==> flow/design.v <==
module ALU(
    input  [31:0] val_A,
    input  [31:0] val_B,
    input  [2:0]  ALU_op,
    output logic [31:0] ALU_out,
    output logic [7:0]  ALU_flags
);
    logic [31:0] sum_result;
    logic [31:0] diff_result;
    logic        overflow_add, overflow_sub;
    logic        signed_ge, signed_lt, signed_gt, signed_le;
    always_comb begin
        sum_result = $signed(val_A) + $signed(val_B);
        diff_result = $signed(val_A) - $signed(val_B);
        overflow_add = (val_A[31] == val_B[31]) && (val_A[31] != sum_result[31]);
        overflow_sub = (val_A[31] != val_B[31]) && (val_A[31] != diff_result[31]);
        signed_ge = ($signed(val_A) >= $signed(val_B));
        signed_lt = ($signed(val_A) < $signed(val_B));
        signed_gt = ($signed(val_A) > $signed(val_B));
        signed_le = ($signed(val_A) <= $signed(val_B));
        case(ALU_op)
            3'b000: begin  
                ALU_out = sum_result;
                ALU_flags[4] = overflow_add;
            end
            3'b001: begin  
                ALU_out = diff_result;
                ALU_flags[4] = overflow_sub;
            end
            3'b010: begin  
                ALU_out = val_A & val_B;
                ALU_flags[4] = 1'b0;
            end
            3'b011: begin  
                ALU_out = val_A | val_B;
                ALU_flags[4] = 1'b0;
            end
            3'b100: begin  
                ALU_out = val_A ^ val_B;
                ALU_flags[4] = 1'b0;
            end
            3'b101: begin  
                ALU_out = ~val_A;
                ALU_flags[4] = 1'b0;
            end
            default: begin  
                ALU_out = 32'b0;
                ALU_flags[4] = 1'b0;
            end
        endcase
        ALU_flags[7] = ALU_out[31];                     
        ALU_flags[6] = (ALU_out == 32'b0);              
        ALU_flags[5] = 1'b0;                            
        ALU_flags[3] = signed_ge;                       
        ALU_flags[2] = signed_lt;                       
        ALU_flags[1] = signed_gt;                       
        ALU_flags[0] = signed_le;                       
    end
endmodule
module shifter(
    input  [31:0] shift_in,     
    input  [1:0]  shift_op,     
    input  [4:0]  shift_amt,    
    output logic [31:0] shift_out   
);
    logic [4:0] valid_shift_amt;
    logic [31:0] rotate_amount;
    assign valid_shift_amt = (shift_amt > 5'd31) ? 5'd31 : shift_amt;
    assign rotate_amount = 32 - valid_shift_amt;
    always_comb begin
        case (shift_op)
            2'b00: begin  
                shift_out = shift_in << valid_shift_amt;
            end
            2'b01: begin  
                shift_out = shift_in >> valid_shift_amt;
            end
            2'b10: begin  
                shift_out = $signed(shift_in) >>> valid_shift_amt;
            end
            2'b11: begin  
                if (valid_shift_amt == 5'd0) begin
                    shift_out = shift_in;   
                end else begin
                    shift_out = (shift_in >> valid_shift_amt) | 
                               (shift_in << rotate_amount);
                end
            end
            default: begin  
                shift_out = shift_in;
            end
        endcase
    end
endmodule
module status_reg_block(
    input  clk,
    input  rst_n,
    input         en_status,     
    input         status_rdy,    
    input  [31:0] status_in,     
    output logic [31:0] status_out   
);
    logic [31:0] status_reg;
    assign status_out = status_rdy ? status_in : status_reg;
    always_ff @(posedge clk or negedge rst_n) begin
        if (!rst_n) begin
            status_reg <= 32'b0;   
        end else if (en_status) begin
            status_reg <= status_in;
        end
    end
endmodule
module regfile(
    input  clk,
    input  [31:0] w_data1,
    input  [3:0]  w_addr1,
    input         w_en1,
    input  [31:0] w_data2,
    input  [3:0]  w_addr2,
    input         w_en2,
    input  [31:0] w_data_ldr,
    input  [3:0]  w_addr_ldr,
    input         w_en_ldr,
    input  [3:0]  A_addr,
    input  [3:0]  B_addr,
    input  [3:0]  shift_addr,
    input  [3:0]  str_addr,
    input  [3:0]  reg_addr,
    input  [1:0]  sel_pc,
    input         load_pc,
    input  [10:0] start_pc,
    input  [10:0] dp_pc,
    output logic [31:0] A_data,
    output logic [31:0] B_data,
    output logic [31:0] shift_data,
    output logic [31:0] str_data,
    output logic [10:0] pc_out,
    output logic [31:0] reg_output
);
    logic [31:0] registers[1:15];   
    logic [10:0] pc_in;
    assign A_data      = (A_addr == 4'd0)     ? 32'b0 : registers[A_addr];
    assign B_data      = (B_addr == 4'd0)     ? 32'b0 : registers[B_addr];
    assign shift_data  = (shift_addr == 4'd0) ? 32'b0 : registers[shift_addr];
    assign str_data    = (str_addr == 4'd0)   ? 32'b0 : registers[str_addr];
    assign reg_output  = (reg_addr == 4'd0)   ? 32'b0 : registers[reg_addr];
    assign pc_out      = registers[4'd15][10:0];   
    assign pc_in       = pc_out + 1'b1;
    always_ff @(posedge clk) begin
        if (w_en1 && w_addr1 != 4'd0) begin
            registers[w_addr1] <= w_data1;
        end else if (w_en2 && w_addr2 != 4'd0) begin
            registers[w_addr2] <= w_data2;
        end else if (w_en_ldr && w_addr_ldr != 4'd0) begin
            registers[w_addr_ldr] <= w_data_ldr;
        end
        if (load_pc) begin
            case (sel_pc)
                2'b01: registers[4'd15] <= {21'b0, start_pc};
                2'b11: registers[4'd15] <= {21'b0, dp_pc};
                default: registers[4'd15] <= {21'b0, pc_in};
            endcase
        end
    end
endmodule
module idecoder(
    input  [31:0] instr,      
    output logic [3:0]  cond,       
    output logic [6:0]  opcode,     
    output logic        en_status,  
    output logic [3:0]  rn,         
    output logic [3:0]  rd,         
    output logic [3:0]  rs,         
    output logic [3:0]  rm,         
    output logic [1:0]  shift_op,   
    output logic [4:0]  imm5,       
    output logic [11:0] imm12,      
    output logic [23:0] imm24,      
    output logic        P,          
    output logic        U,          
    output logic        W           
);
    logic type_I;    
    logic type_RS;   
    assign cond = instr[31:28];       
    assign type_I = instr[25];        
    assign P = instr[24];             
    assign U = instr[23];             
    assign W = instr[21];             
    assign en_status = instr[20];     
    assign rn = instr[19:16];         
    assign rd = instr[15:12];         
    assign rs = instr[11:8];          
    assign rm = instr[3:0];           
    assign shift_op = instr[6:5];     
    assign imm5 = instr[11:7];        
    assign imm12 = instr[11:0];       
    assign imm24 = instr[23:0];       
    assign type_RS = ~type_I & (instr[4] == 1'b1);
    always_comb begin
        case (instr[27:26])
            2'b00: begin  
                if (instr[27:21] == 7'b0011001) begin  
                    opcode = 7'b0000000;
                end else if (instr[27:21] == 7'b0001000) begin  
                    opcode = 7'b0000001;
                end else if (instr[27:21] == 7'b0001001) begin  
                    if (instr[5] == 1'b0) begin   
                        opcode = 7'b1001001;
                    end else begin               
                        opcode = 7'b1001101;
                    end
                end else begin
                    if (type_I) begin
                        case (instr[24:21])
                            4'b0100: opcode = 7'b0000100;  
                            4'b0010: opcode = 7'b0001001;  
                            4'b1010: opcode = 7'b0001010;  
                            4'b0000: opcode = 7'b0001011;  
                            4'b1100: opcode = 7'b0001100;  
                            4'b0001: opcode = 7'b0001101;  
                            4'b1101: opcode = 7'b0000000;  
                            default: opcode = 7'b0000001;  
                        endcase
                    end else if (type_RS) begin
                        case (instr[24:21])
                            4'b0100: opcode = 7'b0111000;  
                            4'b0010: opcode = 7'b0111001;  
                            4'b1010: opcode = 7'b0111010;  
                            4'b0000: opcode = 7'b0111011;  
                            4'b1100: opcode = 7'b0111100;  
                            4'b0001: opcode = 7'b0111101;  
                            4'b1101: opcode = 7'b0110000;  
                            default: opcode = 7'b0000001;  
                        endcase
                    end else begin
                        case (instr[24:21])
                            4'b0100: opcode = 7'b0011000;  
                            4'b0010: opcode = 7'b0011001;  
                            4'b1010: opcode = 7'b0011010;  
                            4'b0000: opcode = 7'b0011011;  
                            4'b1100: opcode = 7'b0011100;  
                            4'b0001: opcode = 7'b0011101;  
                            4'b1101: opcode = 7'b0010000;  
                            default: opcode = 7'b0000001;  
                        endcase
                    end
                end
            end
            2'b01: begin  
                if (instr[20] == 1'b1) begin  
                    if (instr[25] == 1'b0) begin  
                        if (instr[19:16] == 4'b1111) begin  
                            opcode = 7'b1000000;
                        end else begin  
                            opcode = 7'b1100000;
                        end
                    end else begin  
                        opcode = 7'b1101000;
                    end
                end else begin  
                    if (instr[25] == 1'b0) begin  
                        opcode = 7'b1110000;
                    end else begin  
                        opcode = 7'b1111000;
                    end
                end
            end
            2'b10: begin  
                if (instr[25:24] == 2'b10) begin  
                    opcode = 7'b1001000;
                end else begin  
                    opcode = 7'b1001100;
                end
            end
            default: begin  
                opcode = 7'b0000001;  
            end
        endcase
    end
endmodule
module controller(
    input  clk,
    input  rst_n,
    input  [6:0]  opcode,
    input  [31:0] status_reg,
    input  [3:0]  cond,
    input         P,
    input         U,
    input         W,
    input         en_status_decode,
    output logic         waiting,
    output logic         w_en1,
    output logic         w_en2,
    output logic         w_en_ldr,
    output logic         sel_load_LR,
    output logic [1:0]   sel_A_in,
    output logic [1:0]   sel_B_in,
    output logic [1:0]   sel_shift_in,
    output logic         en_A,
    output logic         en_B,
    output logic         en_C,
    output logic         en_S,
    output logic         sel_A,
    output logic         sel_B,
    output logic         sel_post_indexing,
    output logic [2:0]   ALU_op,
    output logic         en_status,
    output logic         status_rdy,
    output logic         load_ir,
    output logic         load_pc,
    output logic [1:0]   sel_pc,
    output logic         ram_w_en1,
    output logic         ram_w_en2
);
    localparam [3:0] RESET = 4'd0;
    localparam [3:0] FETCH = 4'd1;
    localparam [3:0] FETCH_WAIT = 4'd2;
    localparam [3:0] DECODE = 4'd3;
    localparam [3:0] EXECUTE = 4'd4;
    localparam [3:0] MEMORY_INCREMENT_PC = 4'd5;
    localparam [3:0] MEMORY_WAIT = 4'd6;
    localparam [3:0] WRITE_BACK = 4'd7;
    localparam [3:0] LOAD_PC_START = 4'd8;
    localparam [6:0] NOP = 7'b0000000;
    localparam [6:0] HLT = 7'b0000001;
    localparam [6:0] MOV_I = 7'b0001000;
    localparam [3:0] CMP = 4'b1010;
    localparam [2:0] ALU_ADD = 3'b000;
    localparam [2:0] ALU_SUB = 3'b001;
    localparam [2:0] ALU_AND = 3'b010;
    localparam [2:0] ALU_ORR = 3'b011;
    localparam [2:0] ALU_XOR = 3'b100;
    logic N, Z, C, V;
    assign N = status_reg[31];
    assign Z = status_reg[30];
    assign C = status_reg[29];
    assign V = status_reg[28];
    logic [3:0] state;
    always_ff @(posedge clk or negedge rst_n) begin
        if (!rst_n) begin
            state <= RESET;
        end else begin
            case (state)
                RESET: begin
                    state <= LOAD_PC_START;
                end
                LOAD_PC_START: begin
                    state <= FETCH;
                end
                FETCH: begin
                    state <= FETCH_WAIT;
                end
                FETCH_WAIT: begin
                    state <= DECODE;
                end
                DECODE: begin
                    state <= EXECUTE;
                end
                EXECUTE: begin
                    state <= MEMORY_INCREMENT_PC;
                end
                MEMORY_INCREMENT_PC: begin
                    state <= MEMORY_WAIT;
                end
                MEMORY_WAIT: begin
                    state <= WRITE_BACK;
                end
                WRITE_BACK: begin
                    state <= FETCH;
                end
                default: begin
                    state <= RESET;
                end
            endcase
        end
    end
    always_comb begin
        waiting = 1'b1;
        w_en1 = 1'b0;
        w_en2 = 1'b0;
        w_en_ldr = 1'b0;
        sel_load_LR = 1'b0;
        sel_A_in = 2'b00;
        sel_B_in = 2'b00;
        sel_shift_in = 2'b00;
        en_A = 1'b0;
        en_B = 1'b0;
        en_C = 1'b0;
        en_S = 1'b0;
        sel_A = 1'b0;
        sel_B = 1'b0;
        sel_post_indexing = 1'b0;
        ALU_op = ALU_ADD;
        en_status = 1'b0;
        status_rdy = 1'b0;
        load_ir = 1'b0;
        load_pc = 1'b0;
        sel_pc = 2'b00;
        ram_w_en1 = 1'b0;
        ram_w_en2 = 1'b0;
        case (state)
            RESET: begin
                waiting = 1'b1;
            end
            LOAD_PC_START: begin
                waiting = 1'b1;
                load_pc = 1'b1;
                sel_pc = 2'b01;
            end
            FETCH: begin
                waiting = 1'b1;
            end
            FETCH_WAIT: begin
                waiting = 1'b1;
            end
            DECODE: begin
                waiting = 1'b1;
                load_ir = 1'b1;
            end
            EXECUTE: begin
                waiting = 1'b1;
                if (opcode[6] == 1'b0 && cond != 4'b1111) begin
                    if (opcode[3]) begin
                        en_A = 1'b1;
                    end
                    if (opcode[4]) begin
                        en_B = 1'b1;
                    end
                    en_S = 1'b1;
                    if (opcode[4]) begin
                        sel_shift_in = 2'b00;
                    end else begin
                        sel_shift_in = 2'b00;
                    end
                end 
                else if (opcode[6:5] == 2'b11 || opcode[6:3] == 4'b1000) begin
                    if (opcode[3] == 1'b0) begin
                        if (opcode[6:4] == 3'b100) begin  
                            sel_A_in = 2'b11;  
                        end
                        sel_B_in = 2'b00;  
                        en_A = 1'b1;
                        en_B = 1'b0;
                        en_S = 1'b0;
                        sel_shift_in = 2'b00;
                    end 
                    else begin
                        sel_A_in = 2'b00;  
                        sel_B_in = 2'b00;  
                        en_A = 1'b1;
                        en_B = 1'b1;
                        en_S = 1'b1;
                        sel_shift_in = 2'b00;
                    end
                end 
                else if (opcode[6:3] == 4'b1001) begin
                    en_A = 1'b0;
                    if (opcode[1]) begin
                        en_B = 1'b1;
                    end
                    en_S = 1'b1;
                    sel_shift_in = 2'b11;
                end
            end
            MEMORY_INCREMENT_PC: begin
                waiting = 1'b1;
                en_C = 1'b1;
                if (opcode[6] == 1'b0 && cond != 4'b1111) begin
                    sel_pc = 2'b00;
                    load_pc = 1'b1;
                    case (opcode[2:0])
                        3'b000: ALU_op = ALU_ADD;
                        3'b001: ALU_op = ALU_SUB;
                        3'b010: ALU_op = ALU_AND;
                        3'b011: ALU_op = ALU_ORR;
                        3'b100: ALU_op = ALU_XOR;
                        default: ALU_op = ALU_ADD;
                    endcase
                    if (opcode[3] == 1'b0) begin
                        sel_A = 1'b1;
                    end
                    if (opcode[4] == 1'b0) begin
                        sel_B = 1'b1;
                    end
                    sel_post_indexing = 1'b0;
                    sel_load_LR = 1'b0;
                    en_status = en_status_decode;
                    if (opcode[3:0] != CMP) begin
                        w_en1 = 1'b1;
                    end
                    ram_w_en2 = 1'b0;
                end 
                else if (opcode[6:5] == 2'b11 || opcode[6:3] == 4'b1000) begin
                    sel_pc = 2'b00;
                    load_pc = 1'b1;
                    if (U == 1'b0) begin
                        ALU_op = ALU_SUB;
                    end else begin
                        ALU_op = ALU_ADD;
                    end
                    sel_A = 1'b0;  
                    sel_post_indexing = ~P;
                    if (opcode[3] == 1'b1) begin
                        sel_B = 1'b0;  
                    end else begin
                        sel_B = 1'b1;  
                    end
                    sel_load_LR = 1'b0;
                    en_status = en_status_decode;
                    w_en1 = 1'b0;
                    w_en2 = ~P | W;
                    if (opcode[4] == 1'b1) begin  
                        ram_w_en2 = 1'b1;
                    end else begin  
                        ram_w_en2 = 1'b0;
                    end
                end 
                else if (opcode[6:3] == 4'b1001) begin
                    if ((cond == 4'b0000 && Z) || 
                        (cond == 4'b0001 && ~Z) || 
                        (cond == 4'b0010 && C) || 
                        (cond == 4'b0011 && ~C) || 
                        (cond == 4'b0100 && N) || 
                        (cond == 4'b0101 && ~N) || 
                        (cond == 4'b0110 && V) || 
                        (cond == 4'b0111 && ~V) || 
                        (cond == 4'b1000 && C && ~Z) || 
                        (cond == 4'b1001 && (~C || Z)) || 
                        (cond == 4'b1010 && (N == V)) || 
                        (cond == 4'b1011 && (N != V)) || 
                        (cond == 4'b1100 && (~Z && (N == V))) || 
                        (cond == 4'b1101 && (Z || (N != V))) || 
                        (cond == 4'b1110)) begin
                        sel_pc = 2'b11;
                        load_pc = 1'b1;
                    end else begin
                        sel_pc = 2'b00;
                        load_pc = 1'b1;
                    end
                    if (opcode[2] == 1'b1) begin
                        w_en1 = 1'b1;
                        sel_load_LR = 1'b0;
                    end
                    ALU_op = ALU_ADD;
                    sel_A = 1'b1;
                    if (opcode[1] == 1'b1) begin
                        sel_B = 1'b0;
                    end else begin
                        sel_B = 1'b1;
                    end
                    sel_post_indexing = 1'b0;
                    en_status = 1'b0;
                end
            end
            MEMORY_WAIT: begin
                waiting = 1'b1;
                status_rdy = 1'b1;
            end
            WRITE_BACK: begin
                waiting = 1'b1;
                if (opcode[6:4] == 3'b110 || opcode[6:3] == 4'b1000) begin
                    w_en_ldr = 1'b1;
                end
            end
            default: begin
                waiting = 1'b1;
            end
        endcase
    end
endmodule
module datapath(
    input  clk,
    input  rst_n,
    input  [3:0]  w_addr1,
    input         w_en1,
    input  [3:0]  w_addr2,
    input         w_en2,
    input  [3:0]  w_addr_ldr,
    input         w_en_ldr,
    input  [31:0] w_data_ldr,
    input  [3:0]  A_addr,
    input  [3:0]  B_addr,
    input  [3:0]  shift_addr,
    input  [3:0]  str_addr,
    input  [3:0]  reg_addr,       
    input  [1:0]  sel_pc,
    input         load_pc,
    input  [10:0] start_pc,
    input  [1:0]  sel_A_in,
    input  [1:0]  sel_B_in,
    input  [1:0]  sel_shift_in,
    input         en_A,
    input         en_B,
    input         en_S,
    input  [31:0] shift_imme,
    input         sel_shift,
    input  [1:0]  shift_op,
    input         sel_A,
    input         sel_B,
    input         sel_post_indexing,
    input  [31:0] imme_data,
    input  [2:0]  ALU_op,
    input         en_status,
    input         status_rdy,
    input  [31:0] LR_in,
    input         sel_load_LR,
    output logic [31:0] datapath_out,
    output logic [31:0] status_out,
    output logic [31:0] str_data,
    output logic [10:0] PC,
    output logic [31:0] reg_output
);  
    logic [31:0] A_data, B_data, shift_data, str_data_rf;
    logic [10:0] pc_out;
    logic [31:0] reg_output_rf;
    logic [31:0] shift_out;
    logic [31:0] val_A, val_B, ALU_out, shift_amt, status_in;
    logic [7:0]  ALU_flags;
    logic [31:0] A_in, B_in, shift_in;
    logic [31:0] A_reg, B_reg, S_reg, status_out_reg;
    logic [31:0] w_data1;
    logic [3:0]  w_addr1_in;
    assign PC = pc_out;
    assign reg_output = reg_output_rf;
    assign status_out = status_out_reg;
    assign str_data = str_data_rf;
    regfile regfile(
        .clk(clk),
        .w_data1(w_data1),
        .w_addr1(w_addr1_in),
        .w_en1(w_en1),
        .w_data2(ALU_out),
        .w_addr2(w_addr2),
        .w_en2(w_en2),
        .w_data_ldr(w_data_ldr),
        .w_addr_ldr(w_addr_ldr),
        .w_en_ldr(w_en_ldr),
        .sel_pc(sel_pc),
        .load_pc(load_pc),
        .start_pc(start_pc),
        .dp_pc(ALU_out[10:0]),
        .A_addr(A_addr),
        .B_addr(B_addr),
        .shift_addr(shift_addr),
        .str_addr(str_addr),
        .A_data(A_data),
        .B_data(B_data),
        .shift_data(shift_data),
        .str_data(str_data_rf),
        .pc_out(pc_out),
        .reg_output(reg_output_rf),
        .reg_addr(reg_addr)
    );
    shifter shifter(
        .shift_in(B_reg),
        .shift_op(shift_op),
        .shift_amt(S_reg[4:0]),
        .shift_out(shift_out)
    );
    ALU alu(
        .val_A(val_A),
        .val_B(val_B),
        .ALU_op(ALU_op),
        .ALU_out(ALU_out),
        .ALU_flags(ALU_flags)
    );
    status_reg_block status_reg(
        .clk(clk),
        .rst_n(rst_n),
        .en_status(en_status),
        .status_rdy(status_rdy),
        .status_in(status_in),
        .status_out(status_out_reg)
    );
    assign status_in = {24'b0, ALU_flags};
    assign datapath_out = sel_post_indexing ? val_A : ALU_out;
    assign w_data1 = sel_load_LR ? LR_in : ALU_out;
    assign w_addr1_in = sel_load_LR ? 4'd14 : w_addr1;   
    assign val_A = sel_A ? 32'b0 : A_reg;
    assign val_B = sel_B ? imme_data : shift_out; 
    assign shift_amt = sel_shift ? shift_in : shift_imme;
    always_comb begin
        case (sel_A_in)
            2'b00: A_in = A_data;         
            2'b01: A_in = ALU_out;        
            2'b11: A_in = {21'b0, pc_out};  
            default: A_in = A_data;
        endcase
    end
    always_comb begin
        case (sel_B_in)
            2'b00: B_in = B_data;         
            2'b01: B_in = ALU_out;        
            2'b11: B_in = val_B;          
            default: B_in = B_data;
        endcase
    end
    always_comb begin
        case (sel_shift_in)
            2'b00: shift_in = shift_data;  
            2'b01: shift_in = ALU_out;     
            2'b11: shift_in = 32'b0;       
            default: shift_in = shift_data;
        endcase
    end
    always_ff @(posedge clk or negedge rst_n) begin
        if (!rst_n) begin
            A_reg <= 32'b0;
        end else if (en_A) begin
            A_reg <= A_in;
        end
    end
    always_ff @(posedge clk or negedge rst_n) begin
        if (!rst_n) begin
            B_reg <= 32'b0;
        end else if (en_B) begin
            B_reg <= B_in;
        end
    end
    always_ff @(posedge clk or negedge rst_n) begin
        if (!rst_n) begin
            S_reg <= 32'b0;
        end else if (en_S) begin
            S_reg <= shift_amt;
        end
    end
endmodule
module cpu (
    input  clk,
    input  rst_n,
    input  [31:0] instr,
    input  [31:0] ram_data2,
    input  [10:0] start_pc,
    input  [3:0]  reg_addr,   
    output logic         waiting,
    output logic         ram_w_en1,
    output logic         ram_w_en2,
    output logic [10:0]  ram_addr2,
    output logic [31:0]  ram_in2,
    output logic [31:0]  status_out,
    output logic [31:0]  datapath_out,
    output logic [10:0]  pc_out,
    output logic [31:0]  reg_output
);
    logic [31:0] instr_reg;
    logic [3:0]  cond;            
    logic [6:0]  opcode;          
    logic        en_status_decode;  
    logic [3:0]  rn, rd, rs, rm;  
    logic [1:0]  shift_op;        
    logic [4:0]  imm5;            
    logic [11:0] imm12;           
    logic [23:0] imm24;           
    logic        P, U, W;         
    logic [3:0] rt;
    assign rt = rd;
    logic [31:0] status_out_dp;
    logic [31:0] datapath_out_dp;
    logic [31:0] str_data_dp;
    logic [10:0] pc_out_dp;
    logic [31:0] reg_output_dp;
    logic        waiting_ctrl;
    logic        w_en1, w_en2, w_en_ldr, sel_load_LR;
    logic [1:0]  sel_A_in, sel_B_in, sel_shift_in;
    logic        en_A, en_B, en_C, en_S;
    logic        sel_A, sel_B, sel_post_indexing;
    logic [2:0]  ALU_op;
    logic        en_status, status_rdy_ctrl;
    logic        load_ir, load_pc_ctrl;
    logic [1:0]  sel_pc_ctrl;
    logic        ram_w_en1_ctrl, ram_w_en2_ctrl;
    assign waiting = waiting_ctrl;
    assign status_out = status_out_dp;
    assign datapath_out = datapath_out_dp;
    assign pc_out = pc_out_dp;
    assign reg_output = reg_output_dp;
    assign ram_addr2 = datapath_out_dp[10:0];
    assign ram_in2 = str_data_dp;
    assign ram_w_en1 = ram_w_en1_ctrl;
    assign ram_w_en2 = ram_w_en2_ctrl;
    idecoder idecoder(
        .instr(instr_reg),
        .cond(cond),
        .opcode(opcode),
        .en_status(en_status_decode),
        .rn(rn),
        .rd(rd),
        .rs(rs),
        .rm(rm),
        .shift_op(shift_op),
        .imm5(imm5),
        .imm12(imm12),
        .imm24(imm24),
        .P(P),
        .U(U),
        .W(W)
    );
    datapath datapath(
        .clk(clk),
        .rst_n(rst_n),
        .LR_in(ram_data2),
        .sel_load_LR(sel_load_LR),
        .w_addr1(rd),
        .w_en1(w_en1),
        .w_addr2(rn),
        .w_en2(w_en2),
        .w_addr_ldr(rt),            
        .w_en_ldr(w_en_ldr),
        .w_data_ldr(ram_data2),     
        .A_addr(rn),
        .B_addr(rm),
        .shift_addr(rs),
        .str_addr(rt),
        .reg_addr(reg_addr),        
        .sel_pc(sel_pc_ctrl),
        .load_pc(load_pc_ctrl),
        .start_pc(start_pc),
        .sel_A_in(sel_A_in),
        .sel_B_in(sel_B_in),
        .sel_shift_in(sel_shift_in),
        .en_A(en_A),
        .en_B(en_B),
        .en_S(en_S),
        .shift_imme({27'd0, imm5}),
        .sel_shift(1'b0),           
        .shift_op(shift_op),
        .sel_A(sel_A),
        .sel_B(sel_B),
        .sel_post_indexing(sel_post_indexing),
        .imme_data({20'd0, imm12}),
        .ALU_op(ALU_op),
        .en_status(en_status),
        .status_rdy(status_rdy_ctrl),
        .datapath_out(datapath_out_dp),
        .status_out(status_out_dp),
        .str_data(str_data_dp),
        .PC(pc_out_dp),
        .reg_output(reg_output_dp)
    );
    controller controller(
        .clk(clk),
        .rst_n(rst_n),
        .opcode(opcode),
        .status_reg(status_out_dp),
        .cond(cond),
        .P(P),
        .U(U),
        .W(W),
        .en_status_decode(en_status_decode),
        .waiting(waiting_ctrl),
        .w_en1(w_en1),
        .w_en2(w_en2),
        .w_en_ldr(w_en_ldr),
        .sel_load_LR(sel_load_LR),
        .sel_A_in(sel_A_in),
        .sel_B_in(sel_B_in),
        .sel_shift_in(sel_shift_in),
        .en_A(en_A),
        .en_B(en_B),
        .en_C(en_C),
        .en_S(en_S),
        .sel_A(sel_A),
        .sel_B(sel_B),
        .sel_post_indexing(sel_post_indexing),
        .ALU_op(ALU_op),
        .en_status(en_status),
        .status_rdy(status_rdy_ctrl),
        .load_ir(load_ir),
        .load_pc(load_pc_ctrl),
        .sel_pc(sel_pc_ctrl),
        .ram_w_en1(ram_w_en1_ctrl),
        .ram_w_en2(ram_w_en2_ctrl)
    );
    always_ff @(posedge clk or negedge rst_n) begin
        if (!rst_n) begin
            instr_reg <= 32'b0;
        end else if (load_ir) begin
            instr_reg <= instr;
        end
    end
endmodule
Step by step through the tools: cpu
The steps from the RTL of cpu to its reports follow in flow order. Lines are those of the file above, counted from 1. Operators carry their Yosys type and port widths (W data, S select, Z words). A cell with -- has no value.

Top: cpu. Clock: clk. Library: sky130hd. Library corner: tt_025C_1v80.

Elaborated design
Yosys after proc, flatten, opt, wreduce and memory -nomap, before mapping. Enables and synchronous resets that opt folds into registers are not counted as muxes. Memory bits, and registers merged into a memory's read port (data or address), are not among the register bits. Print and check cells are not counted. Yosys's memory passes give these memory sizes; they may raise the number of words (mostly to a power of two), join words into wider ones and drop unused or constant bits.

The entry for $add $sub $neg reads 4. Multiply operators: 0. Under divide/modulo/power cells stands 0. The figure for magnitude comparators is 5. The figure for eq/ne operators is 62. The figure for shift-type cells is 4. Muxes and demuxes: 125. Bitwise operators: 17. The figure for reduce/logical cells is 56.

Operators by type and width (count): $mux W32 (24); $pmux W32 S6 (1); $pmux W32 S4 (1); $or A32 B32 Y32 (2); $pmux W32 S2 (1); $mux W1 (62); $eq A4 B4 Y1 const B (14); $mux W7 (7); $pmux W6 S7 (1); $eq A4 B3 Y1 const B (9); $pmux W5 S7 (1); $add A32 B32 Y32 (1); $sub A32 B32 Y32 (1); $ge A32 B32 Y1 (1); $gt A32 B32 Y1 (1); $le A32 B32 Y1 (1); $lt A32 B32 Y1 (1); $and A32 B32 Y32 (1); $xor A32 B32 Y32 (1); $shl A32 B32 Y32 (1); $shl A32 B5 Y32 (1); $shr A32 B5 Y32 (1); $sshr A32 B5 Y32 (1); $not A32 Y32 (1); $logic_not A32 Y1 (1); $reduce_or A32 Y1 (1); $pmux W4 S7 (1); $logic_not A4 Y1 (6).

Other operator kinds: 42; their cells: 128.

For register bits after elaboration the number is 108. Latch bits: 0. For memory bits (writable) the number is 480. For memory bits (read-only) the number is 64. Under word width x clocked read ports stands 4. Memories kept: 2. Bits of input ports: 81. For output and inout port bits the number is 153. Under word-level cells stands 280.

Memories: datapath.regfile.registers (words 15, width 32, read ports 5, wr ports 2, line 140) `logic [31:0] registers[1:15];`; (no name shown) (words 16, width 4, read ports 1, wr ports 0, line 344) `case (state)`.

Depth
Longest topological path by Yosys (ltp), each cell counted once; first at word level (registers and memories cut), then after technology mapping (sequential cells cut; the memories' decode and read muxes count).

Under word-level depth stands 26. Under ABC_AREA stands 0. For depth in mapped cells the number is 29. The figure for gate-level depth less buffers is 27.

Netlist
The flow's flattened synthesis, as Yosys stat reports it; memories are mapped. The netlist is that of the ABC_AREA named above (0 if unset); the other value can give another one.

Cell types: sky130_fd_sc_hd__edfxtp_1 (count 459, area in all 1.38E+04 sq um); sky130_fd_sc_hd__mux4_2 (count 417, area in all 9.39E+03 sq um); sky130_fd_sc_hd__dfrtp_1 (count 112, area in all 2.8E+03 sq um); sky130_fd_sc_hd__mux2i_1 (count 247, area in all 2.47E+03 sq um); sky130_fd_sc_hd__mux2_2 (count 147, area in all 1.66E+03 sq um); sky130_fd_sc_hd__nand2_1 (count 425, area in all 1595.28 sq um); sky130_fd_sc_hd__nor2_1 (count 399, area in all 1.5E+03 sq um); sky130_fd_sc_hd__a21oi_1 (count 296, area in all 1.48E+03 sq um); sky130_fd_sc_hd__ha_1 (count 115, area in all 1438.88 sq um); sky130_fd_sc_hd__a211oi_1 (count 170, area in all 1.28E+03 sq um); sky130_fd_sc_hd__o21ai_0 (count 248, area in all 1241.19 sq um); sky130_fd_sc_hd__clkbuf_1 (count 303, area in all 1.14E+03 sq um); sky130_fd_sc_hd__a22oi_1 (count 80, area in all 600.576 sq um); sky130_fd_sc_hd__o211ai_1 (count 80, area in all 600.576 sq um); sky130_fd_sc_hd__buf_4 (count 59, area in all 442.925 sq um); sky130_fd_sc_hd__dfxtp_1 (count 21, area in all 420.403 sq um); sky130_fd_sc_hd__a21o_1 (count 52, area in all 390.374 sq um); sky130_fd_sc_hd__inv_1 (count 104, area in all 390.374 sq um).

Not listed: further types 99, cells in them 763.

For mapped cells the number is 4497. Chip area (Yosys): 48043.6 sq um. Sequential area: 17006.3 sq um. Under flip-flops stands 592. The figure for buffers is 459.

By module: a second synthesis without flattening, with its own total; a netlist apart from the flattened one above.

Under cells (unflattened synthesis) stands 5114. The entry for area (unflattened synthesis) reads 58070.7 sq um.

Rows give one instance, submodules left out.

Modules: regfile (instances 1, cells 2284, area 34712.0 sq um, sequential area 14203.6 sq um); shifter (instances 1, cells 922, area 7121.8 sq um, sequential area 0.0 sq um); ALU (instances 1, cells 927, area 5944.5 sq um, sequential area 0.0 sq um); datapath (instances 1, cells 569, area 5330.1 sq um, sequential area 1726.7 sq um); status_reg_block (instances 1, cells 104, area 1889.3 sq um, sequential area 800.8 sq um); cpu (instances 1, cells 80, area 1431.4 sq um, sequential area 800.8 sq um); idecoder (instances 1, cells 121, area 872.1 sq um, sequential area 0.0 sq um); controller (instances 1, cells 107, area 769.5 sq um, sequential area 100.1 sq um).

Path before layout
Source: OpenSTA report_checks on the synthesized netlist (no wires, ideal clock, input and output delay 20% of the period each), path of least setup slack; recovery checks are left aside. Register names are those of the netlist, which keeps one name where synthesis merged equal registers.

Path type: register to output. Start: register instr_reg[26]. End: output port status_out[6]. The figure for period is 12.0 ns. Under output delay stands 2.400 ns. The figure for launch time at the first pin is 0.000 ns. Arrival: 6.714 ns. For required time the number is 9.600 ns. The figure for path slack is 2.886 ns. Path delay: 6.714 ns. Under stages stands 28. For path buffers the number is 2. The entry for period reached after synthesis reads 9.114 ns.

"path delay" is the arrival time less input delay plus setup time. A path that ends at an output port has no setup time. "stages": output pins that drive a net of the path, with the launching flip-flop's if there is one; two outputs of one cell count as two. "period reached after synthesis" = period - worst setup slack (recovery checks aside). The figure is calculated, with input and output delays left at 20% of the set period. Between the ends stands the longest chain of elaborated cells between them, by number of cells; it is not shown to be the way that was timed. Of several equally long chains one is given. Each line given opens the expression or statement behind the cell; cells for indexed reads and writes are added by Yosys, which also makes memories of some case tables.

Path through: sky130_fd_sc_hd__dfrtp_1 sky130_fd_sc_hd__inv_1 sky130_fd_sc_hd__ha_1 sky130_fd_sc_hd__inv_2 sky130_fd_sc_hd__a2111oi_2 sky130_fd_sc_hd__a22o_1 sky130_fd_sc_hd__a21oi_1 sky130_fd_sc_hd__o21ai_1 sky130_fd_sc_hd__nand2_1 sky130_fd_sc_hd__a21oi_1 sky130_fd_sc_hd__or3_1 sky130_fd_sc_hd__clkbuf_1 sky130_fd_sc_hd__buf_1 sky130_fd_sc_hd__o211ai_1 sky130_fd_sc_hd__o21a_1 sky130_fd_sc_hd__ha_1 sky130_fd_sc_hd__or4_1 sky130_fd_sc_hd__nand2b_4 sky130_fd_sc_hd__a311oi_1 sky130_fd_sc_hd__o31ai_2 sky130_fd_sc_hd__o21ai_2 sky130_fd_sc_hd__a31oi_1 sky130_fd_sc_hd__o41ai_1 sky130_fd_sc_hd__xnor2_1 sky130_fd_sc_hd__o211ai_1 sky130_fd_sc_hd__or4_1 sky130_fd_sc_hd__or4_1 sky130_fd_sc_hd__o21ai_1. For cells in the longest elaborated chain the number is 15. Elaborated cells between the ends (all ways): 52. Those cells by class: add/sub: 2; eq/ne: 17; mux: 23; logic: 5; reduce/logical: 5.

Ends and longest elaborated chain, post-synthesis: from (decl) (line 746) `logic [31:0] instr_reg;`; from (assign) (line 877) `instr_reg <= 32'b0;`; from (assign) (line 879) `instr_reg <= instr;`; $eq A7 B4 Y1 (line 207) `end else if (instr[27:21] == 7'b0001001) begin`; $mux W7 (line 207); $mux W7 (line 205) `end else if (instr[27:21] == 7'b0001000) begin`; $mux W7 (line 203) `if (instr[27:21] == 7'b0011001) begin`; $pmux W7 S3 (line 201) `case (instr[27:26])`; $eq A4 B4 Y1 (line 519) `else if (opcode[6:3] == 4'b1001) begin`; $mux W1 (line 519); $mux W1 (line 494) `else if (opcode[6:5] == 2'b11 || opcode[6:3] == 4'b1000) begin`; $mux W1 (line 469) `if (opcode[6] == 1'b0 && cond != 4'b1111) begin`; $mux W1 (line 402) `case (state)`; $mux W32 (line 680) `assign val_A = sel_A ? 32'b0 : A_reg;`; $sub A32 B32 Y32 (line 14) `diff_result = $signed(val_A) - $signed(val_B);`; $pmux W32 S6 (line 21) `case(ALU_op)`; $logic_not A32 Y1 (line 52) `ALU_flags[6] = (ALU_out == 32'b0);`; $mux W8 (line 104) `assign status_out = status_rdy ? status_in : status_reg;`; to (decl) (line 741) `output logic [31:0]  status_out,`.

Path in the finished layout
From the final timing report of run 2: the path of least setup slack in the routed layout; clock arrival at registers is part of the times.

Path type: register to output. Start: register datapath.S_reg[0]. End: output port status_out[6]. The figure for period is 11.9 ns. Under output delay stands 2.38 ns. The figure for launch time at the first pin is 0.65 ns. Arrival: 9.13 ns. For required time the number is 9.52 ns. The figure for path slack is 0.39 ns. Under stages stands 27. For path buffers the number is 2.

Between the ends stands the longest chain of elaborated cells between them, by number of cells; it is not shown to be the way that was timed. Of several equally long chains one is given.

Path through: sky130_fd_sc_hd__dfrtp_4 sky130_fd_sc_hd__xor2_1 sky130_fd_sc_hd__buf_4 sky130_fd_sc_hd__o21ai_0 sky130_fd_sc_hd__o21ai_0 sky130_fd_sc_hd__nor2_1 sky130_fd_sc_hd__a211oi_1 sky130_fd_sc_hd__a31oi_1 sky130_fd_sc_hd__nor2_1 sky130_fd_sc_hd__o21ai_0 sky130_fd_sc_hd__o21ai_0 sky130_fd_sc_hd__o21ai_0 sky130_fd_sc_hd__a211o_1 sky130_fd_sc_hd__ha_1 sky130_fd_sc_hd__or3_1 sky130_fd_sc_hd__or4_1 sky130_fd_sc_hd__or2_0 sky130_fd_sc_hd__o21bai_1 sky130_fd_sc_hd__a21bo_1 sky130_fd_sc_hd__a41oi_2 sky130_fd_sc_hd__nor2_1 sky130_fd_sc_hd__a211oi_1 sky130_fd_sc_hd__o31ai_2 sky130_fd_sc_hd__or4_1 sky130_fd_sc_hd__or4_1 sky130_fd_sc_hd__o21ai_1 sky130_fd_sc_hd__clkdlybuf4s50_1. For cells in the longest elaborated chain the number is 12. Elaborated cells between the ends (all ways): 20. Those cells by class: add/sub: 3; compare: 1; shift: 4; mux: 6; logic: 4; reduce/logical: 2.

Ends and longest elaborated chain, post-layout: from (decl) (line 621) `logic [31:0] A_reg, B_reg, S_reg, status_out_reg;`; from (assign) (line 723) `S_reg <= 32'b0;`; from (assign) (line 725) `S_reg <= shift_amt;`; $gt A5 B5 Y1 (line 68) `assign valid_shift_amt = (shift_amt > 5'd31) ? 5'd31 : shift_amt;`; $mux W5 (line 68); $sub A6 B5 Y7 (line 69) `assign rotate_amount = 32 - valid_shift_amt;`; $shl A32 B32 Y32 (line 86) `(shift_in << rotate_amount);`; $or A32 B32 Y32 (line 85) `shift_out = (shift_in >> valid_shift_amt) |`; $mux W32 (line 82) `if (valid_shift_amt == 5'd0) begin`; $pmux W32 S4 (line 71) `case (shift_op)`; $mux W32 (line 681) `assign val_B = sel_B ? imme_data : shift_out;`; $sub A32 B32 Y32 (line 14) `diff_result = $signed(val_A) - $signed(val_B);`; $pmux W32 S6 (line 21) `case(ALU_op)`; $logic_not A32 Y1 (line 52) `ALU_flags[6] = (ALU_out == 32'b0);`; $mux W8 (line 104) `assign status_out = status_rdy ? status_in : status_reg;`; to (decl) (line 741) `output logic [31:0]  status_out,`.

Ticket comment

Stored flow runs of cpu (6 of them; Yosys, OpenROAD, sky130hd). They differ in their settings and are not a sequence. Constraints: input delay and output delay 20% of the set period each, output load 0.01 pF. "clock period reached" is the run's clock period less its worst setup slack. It is reckoned from that one timing run; input and output delays stay at 20% of the period that was set.

Run 1 has these settings: ABC_AREA 1; CAP_MARGIN 0; CELL_PAD_IN_SITES_DETAIL_PLACEMENT 2; CELL_PAD_IN_SITES_GLOBAL_PLACEMENT 3; CORE_UTILIZATION 41; GPL_ROUTABILITY_DRIVEN 1; MAX_ROUTING_LAYER met4; PLACE_DENSITY_LB_ADDON 0.19; period_ns 7.39; CORE_MARGIN 2; SLEW_MARGIN 20. Outcome: stopped before the end: placement reported FLW-0024.

Run 2 has these settings: CAP_MARGIN 40; CORE_UTILIZATION 43; period_ns 11.9; CORE_MARGIN 2; SLEW_MARGIN 20. For the setup total negative slack the run shows 0.000 ns. The worst setup slack after layout reads 0.386 ns. The synthesized cell area is 48043.6 sq um. The final worst hold slack reads 0.480 ns. The clock period reached reads 11.514 ns. The standard-cell area after routing is 54669.9 sq um. The area inside the die boundary stands at 114420.0 sq um. The post-layout utilization comes to 0.493.

Run 3 has these settings: CAP_MARGIN 20; CELL_PAD_IN_SITES_GLOBAL_PLACEMENT 3; CORE_UTILIZATION 48; CTS_CLUSTER_SIZE 79; GPL_ROUTABILITY_DRIVEN 0; HOLD_SLACK_MARGIN 0.03; MAX_ROUTING_LAYER met5; MIN_ROUTING_LAYER met1; SETUP_SLACK_MARGIN 0.17; SLEW_MARGIN 20; TNS_END_PERCENT 5; period_ns 10.1; CORE_MARGIN 2. For the setup total negative slack the run shows 0.000 ns. The worst setup slack after layout reads 0.439 ns. The synthesized cell area is 48043.6 sq um. The final worst hold slack reads 0.480 ns. The clock period reached reads 9.661 ns. The standard-cell area after routing is 55344.3 sq um. The area inside the die boundary stands at 102637.0 sq um. The post-layout utilization comes to 0.555.

Run 4 has these settings: ABC_AREA 1; CAP_MARGIN 20; CELL_PAD_IN_SITES_GLOBAL_PLACEMENT 3; CORE_UTILIZATION 48; CTS_CLUSTER_SIZE 79; GPL_ROUTABILITY_DRIVEN 0; HOLD_SLACK_MARGIN 0.03; MAX_ROUTING_LAYER met5; MIN_ROUTING_LAYER met1; SETUP_SLACK_MARGIN 1.45; SLEW_MARGIN 35; TNS_END_PERCENT 5; period_ns 10.1; CORE_MARGIN 2. Outcome: stopped before the end: placement reported GPL-0301.

Run 5 has these settings: ABC_AREA 0; CAP_MARGIN 40; CELL_PAD_IN_SITES_GLOBAL_PLACEMENT 2; CORE_UTILIZATION 54; GPL_ROUTABILITY_DRIVEN 0; GPL_TIMING_DRIVEN 1; MAX_ROUTING_LAYER met4; MIN_ROUTING_LAYER met1; PLACE_DENSITY_LB_ADDON 0.28; TNS_END_PERCENT 20; period_ns 8.38; CORE_MARGIN 2; SLEW_MARGIN 20. For the setup total negative slack the run shows -0.803 ns. The worst setup slack after layout reads -0.338 ns. The synthesized cell area is 48043.6 sq um. The final worst hold slack reads 0.478 ns. The clock period reached reads 8.718 ns. The standard-cell area after routing is 60405.4 sq um. The area inside the die boundary stands at 91370.2 sq um. The post-layout utilization comes to 0.685.

Run 6 has these settings: CAP_MARGIN 40; SETUP_SLACK_MARGIN -0.35; period_ns 11.9; CORE_MARGIN 2; CORE_UTILIZATION 40; SLEW_MARGIN 20. For the setup total negative slack the run shows -0.028 ns. The worst setup slack after layout reads -0.028 ns. The synthesized cell area is 48043.6 sq um. The final worst hold slack reads 0.480 ns. The clock period reached reads 11.928 ns. The standard-cell area after routing is 54666.2 sq um. The area inside the die boundary stands at 122896.0 sq um. The post-layout utilization comes to 0.457.
